==> flow/design.v <==
`timescale 1ns / 1ps
module alu_top (
    input  logic        clk,
    input  logic [31:0] op1,
    input  logic [31:0] op2,
    input  logic [3:0]  alu_ctrl,
    output logic [31:0] alu_result,
    output logic        zero
    );
logic [31:0] op1_q;
logic [31:0] op2_q;
logic [3:0]  alu_ctrl_q;
logic [31:0] result_d;
logic        zero_d;
always_ff @(posedge clk)
begin
    op1_q      <= op1;
    op2_q      <= op2;
    alu_ctrl_q <= alu_ctrl;
    alu_result <= result_d;
    zero       <= zero_d;
end
alu computation (
    .op1(op1_q),
    .op2(op2_q),
    .alu_ctrl(alu_ctrl_q),
    .alu_result(result_d),
    .zero(zero_d)
    );
endmodule

`timescale 1ns / 1ps
module alu (
    input logic [31:0] op1,
    input logic [31:0] op2,
    input logic [3:0] alu_ctrl,
    output logic [31:0] alu_result,
    output logic zero
    );
logic [31:0]add_result;
logic [31:0]sub_result;
logic [31:0]and_result;
logic [31:0]or_result;
logic [31:0]xor_result;
logic [31:0]sll_result;
logic [31:0]srl_result;
logic [31:0]sra_result;
logic [31:0]slt_result;
logic [31:0]sltu_result;
assign add_result = op1 + op2 ;
assign sub_result = op1 - op2 ;
assign or_result  = op1 | op2 ; 
assign and_result = op1 & op2 ;
assign xor_result  = op1 ^ op2 ;
assign sll_result  = op1 << op2 ;
assign srl_result  = op1 >> op2 ;
assign sra_result  = $signed(op1) >>> op2 ;
assign slt_result  = ($signed(op1) < $signed(op2)) ? 1 : 0 ;
assign sltu_result  = (op1 < op2) ? 1 : 0 ;
always@(*)
begin
    case(alu_ctrl)
       4'b0000: alu_result = add_result ;
       4'b1000: alu_result = sub_result ;
       4'b0001: alu_result = sll_result ;
       4'b0010: alu_result = slt_result ;
       4'b0011: alu_result = sltu_result ;
       4'b0100: alu_result = xor_result ;
       4'b0101: alu_result = srl_result ;
       4'b1101: alu_result = sra_result ;
       4'b0110: alu_result = or_result ;
       4'b0111: alu_result = and_result ;
       default: alu_result = 32'b0 ;
    endcase
end
assign zero = (alu_result == 0)? 1 : 0 ;    
endmodule
Wiki page: alu_top / tool data

---- Reports on alu_top ----
Each step is given for the RTL above and for the edited RTL.
Lines under "unedited" count in the file above, lines under "edited" in the edited file.
"difference" is "edited" less "unedited", of the values as shown; "relative change" is that difference over "unedited", in percent.
Cell names lack the library's common part.
A cell with n/a has no value.
set-up
  top ..................................... alu_top
  clock ................................... clk
  library ................................. sky130hd
  timing corner ........................... tt_025C_1v80

---- Diff ----
The edit as a unified diff against the file above.
The edit is scripted: it alters the design's behaviour and was not made to optimise anything.
begin of diff
@@ -15,5 +15,4 @@
 always_ff @(posedge clk)
 begin
-    op1_q      <= op1;
     op2_q      <= op2;
     alu_ctrl_q <= alu_ctrl;
@@ -21,4 +20,5 @@
     zero       <= zero_d;
 end
+always_comb op1_q = op1;
 alu computation (
     .op1(op1_q),
@@ -29,5 +29,4 @@
     );
 endmodule
-
 `timescale 1ns / 1ps
 module alu (
end of diff

---- Word level ----
Yosys after proc, flatten, opt, wreduce and memory -nomap, before mapping. Enables and synchronous resets that opt folds into registers are not counted as muxes. Memory bits, and registers merged into a memory's read port (data or address), are not among the register bits. Print and check cells are not counted.
operators by class
  what                              unedited  edited  difference  relative change (%)
  mux-type cells                    4         4       0           0.00
  bitwise operators                 3         3       0           0.00
  $add $sub $neg                    2         2       0           0.00
  shift-type cells                  3         3       0           0.00
  eq/ne operators                   9         9       0           0.00
  order comparisons                 2         2       0           0.00
  reductions and logical operators  2         2       0           0.00
Unchanged operator kinds not shown: 17.
word-level totals
  what                             unedited  edited  difference  relative change (%)
  register bits after elaboration  101       69      -32         -31.68
  elaborated cells                 30        29      -1          -3.33

---- Logic depth ----
Depth = most cells in a row (Yosys ltp): at word level without a register or memory, in the mapped netlist without a sequential cell, where the memories' decode and read muxes count.
logic depth
  what                           unedited  edited  difference  relative change (%)
  depth in word-level cells      5         5       0           0.00
  ABC_AREA                       0         0       n/a         n/a
  gate-level depth with buffers  19        18      -1          -5.26
  mapped depth without buffers   15        14      -1          -6.67

---- After synthesis ----
Yosys stat after the flow's synthesis: flattened, memories mapped to cells. It holds for the ABC_AREA given above (unset counts as 0); a run with the other value may have another netlist.
cells by type
  cell type  unedited  edited  difference  relative change (%)
  dfxtp_1    101       69      -32         -31.68
  nand2_1    124       144     +20         +16.13
  nor3_1     50        70      +20         +40.00
  o22ai_1    34        15      -19         -55.88
  mux4_2     42        57      +15         +35.71
  a21oi_1    133       119     -14         -10.53
  nand3_1    32        45      +13         +40.62
  buf_1      21        9       -12         -57.14
  o211ai_1   34        23      -11         -32.35
  clkbuf_1   95        105     +10         +10.53
  a211oi_1   55        45      -10         -18.18
  mux2i_1    50        59      +9          +18.00
  o31ai_1    11        20      +9          +81.82
  a2111oi_0  4         13      +9          +225.00
  buf_4      3         12      +9          +300.00
  nor4_1     19        27      +8          +42.11
  nor2b_1    14        22      +8          +57.14
  mux4_1     0         8       +8          n/a
Unchanged cell types not shown: 9.
Not every row of either side is listed.
synthesis totals
  what                            unedited  edited   difference  relative change (%)
  area of sequential cells (µm²)  2021.9    1381.3   -640.6      -31.68
  chip area (Yosys) (µm²)         12299.3   12743.5  +444.2      +3.61
  flip-flop cells                 101       69       -32         -31.68
  buffer cells                    135       149      +14         +10.37
  standard cells after synthesis  1631      1706     +75         +4.60
The figures by module come from a second, unflattened synthesis with its own total; it is not the netlist above.
second synthesis, totals
  what                                unedited  edited   difference  relative change (%)
  cells (unflattened synthesis)       1704      1672     -32         -1.88
  area (unflattened synthesis) (µm²)  12844.8   12204.2  -640.6      -4.99
Each row is one instance without its submodules.
by module, unedited
  module   seq. area (µm²)  cells  area (µm²)  times used
  alu      0.0              1603   10822.9     1
  alu_top  2021.9           101    2021.9      1
by module, edited
  module   seq. area (µm²)  cells  area (µm²)  times used
  alu      0.0              1603   10822.9     1
  alu_top  1381.3           69     1381.3      1

---- Worst setup path after synthesis ----
OpenSTA on the mapped netlist: ideal clock, no wires. The path of least setup slack (recovery checks aside). Input and output delay are each 20% of the period. Register names are those of the netlist, which keeps one name where synthesis merged equal registers.
path post-synthesis
  what                           unedited              edited             difference  relative change (%)
  path kind                      register to register  input to register  n/a         n/a
  start                          register op2_q[1]     input port op1[4]  n/a         n/a
  end                            register zero         register zero      n/a         n/a
  delay of the path (ns)         5.408                 3.345              -2.063      -38.15
  period (ns)                    7.0                   7.0                0.0         0.00
  path buffers                   3                     2                  -1          -33.33
  data arrival time (ns)         5.335                 4.681              -0.654      -12.26
  library setup time (ns)        0.073                 0.064              -0.009      n/a
  path slack (ns)                1.592                 2.255              +0.663      n/a
  stages on the path             18                    15                 -3          -16.67
  synthesis period reached (ns)  5.408                 4.745              -0.663      -12.26
"delay of the path" = arrival - input delay + setup time.
"stages on the path" counts driving pins, that of a launching flip-flop among them; a cell with two outputs on the path counts twice.
"synthesis period reached" = period - worst setup slack (recovery checks aside). The figure is calculated, with input and output delays left at 20% of the set period.
on the way, post-synthesis, unedited
  cells stage by stage .................... dfxtp_1 buf_4 inv_2 clkbuf_1 clkbuf_1 ha_1 a211oi_1 o21ai_0 nand3_1 o311ai_0 a311oi_1 or4b_4 or4_1 or3_1 or4_1 or4_1 or4b_1 nor3_2
ends and longest elaborated chain, post-synthesis, unedited
  what           line  source
  from (decl)    11    logic [31:0] op2_q;
  from (assign)  18    op2_q      <= op2;
  to (assign)    21    zero       <= zero_d;
  to (decl)      8     output logic        zero
unedited: No chain of elaborated cells between the ends is given.
on the way, post-synthesis, edited
  cells stage by stage .................... clkbuf_1 inv_1 ha_1 clkbuf_1 a21o_1 nor2_1 a2111oi_0 nor2_1 o31ai_1 mux2_2 or4_1 nor3_1 and4_1 nand3_1 nor2_1
ends and longest elaborated chain, post-synthesis, edited
  what         line  source
  from (decl)  4     input  logic [31:0] op1,
  to (assign)  20    zero       <= zero_d;
  to (decl)    8     output logic        zero
edited: No chain of elaborated cells between the ends is given.

---- Path in the finished layout ----
From the final timing report of the runs of pair 1: the path of least setup slack in the routed layout; clock arrival at registers is part of the times.
path after layout
  what                     unedited              edited             difference  relative change (%)
  path kind                register to register  input to register  n/a         n/a
  start                    register op2_q[2]     input port op1[0]  n/a         n/a
  end                      register zero         register zero      n/a         n/a
  data arrival time (ns)   6.04                  5.69               -0.35       -5.79
  period (ns)              6.09                  6.09               0.00        0.00
  stages on the path       14                    16                 +2          +14.29
  library setup time (ns)  0.07                  0.06               -0.01       n/a
  path slack (ns)          0.36                  0.70               +0.34       n/a
  path buffers             2                     2                  0           0.00
on the way, after layout, unedited
  cells stage by stage .................... dfxtp_4 buf_4 mux2i_1 o21ai_0 o2bb2ai_1 a32oi_1 a211oi_1 a2111oi_0 buf_4 nand3_1 or4_1 or4_1 or4b_1 nor3_2
ends and longest elaborated chain, after layout, unedited
  what           line  source
  from (decl)    11    logic [31:0] op2_q;
  from (assign)  18    op2_q      <= op2;
  to (assign)    21    zero       <= zero_d;
  to (decl)      8     output logic        zero
unedited: No chain of elaborated cells between the ends is given.
on the way, after layout, edited
  cells stage by stage .................... clkdlybuf4s50_1 ha_1 inv_1 fa_1 nor2b_1 o211ai_1 a2111oi_0 buf_4 nor2_1 o31ai_1 mux2_2 or4_1 nor3_1 and4_1 nand3_1 nor2_1
ends and longest elaborated chain, after layout, edited
  what         line  source
  from (decl)  4     input  logic [31:0] op1,
  to (assign)  20    zero       <= zero_d;
  to (decl)    8     output logic        zero
edited: No chain of elaborated cells between the ends is given.

---- Flow runs ----
Both versions went through the flow (Yosys, OpenROAD) with the same settings in each pair. Constraints: input delay and output delay 20% of the set period each, output load 0.01 pF.
settings, pair 1
  CORE_UTILIZATION ........................ 40
  PLACE_DENSITY ........................... 0.6
  period_ns ............................... 6.09
  CAP_MARGIN .............................. 20
  CORE_MARGIN ............................. 2
  SLEW_MARGIN ............................. 20
final reports, pair 1
  what                                       unedited  edited   difference  relative change (%)
  total die area (µm²)                       32166.4   33302.6  +1136.2     +3.53
  worst setup slack after layout (ns)        0.358     0.700    +0.342      n/a
  final design utilization                   0.471     0.466    -0.005      n/a
  post-synthesis cell area (µm²)             12299.3   12743.5  +444.2      +3.61
  reached clock period (ns)                  5.732     5.390    -0.342      -5.97
  final setup TNS (ns)                       0.000     0.000    0.000       n/a
  power (mW)                                 2.526     2.328    -0.198      -7.84
  worst hold slack in the final report (ns)  0.814     1.031    +0.217      n/a
settings, pair 2
  ABC_AREA ................................ 0
  CAP_MARGIN .............................. 40
  CORE_UTILIZATION ........................ 17
  HOLD_SLACK_MARGIN ....................... 0.23
  MIN_ROUTING_LAYER ....................... met1
  PLACE_DENSITY_LB_ADDON .................. 0.24
  SETUP_SLACK_MARGIN ...................... -0.06
  period_ns ............................... 8.94
  CORE_MARGIN ............................. 2
  SLEW_MARGIN ............................. 20
final reports, pair 2
  what                                       unedited  edited   difference  relative change (%)
  total die area (µm²)                       74515.4   77167.3  +2651.9     +3.56
  worst setup slack after layout (ns)        2.222     2.162    -0.060      n/a
  final design utilization                   0.205     0.203    -0.002      n/a
  post-synthesis cell area (µm²)             12299.3   12743.5  +444.2      +3.61
  reached clock period (ns)                  6.718     6.778    +0.060      +0.89
  final setup TNS (ns)                       0.000     0.000    0.000       n/a
  power (mW)                                 1.731     1.542    -0.189      -10.92
  worst hold slack in the final report (ns)  0.955     0.996    +0.041      n/a
By "reached clock period" is meant the clock period of the run minus its worst setup slack. This is arithmetic on one report: input and output delays are still those of the set period (20% each).
"power" is the tool's figure for a default switching activity; nothing was simulated.
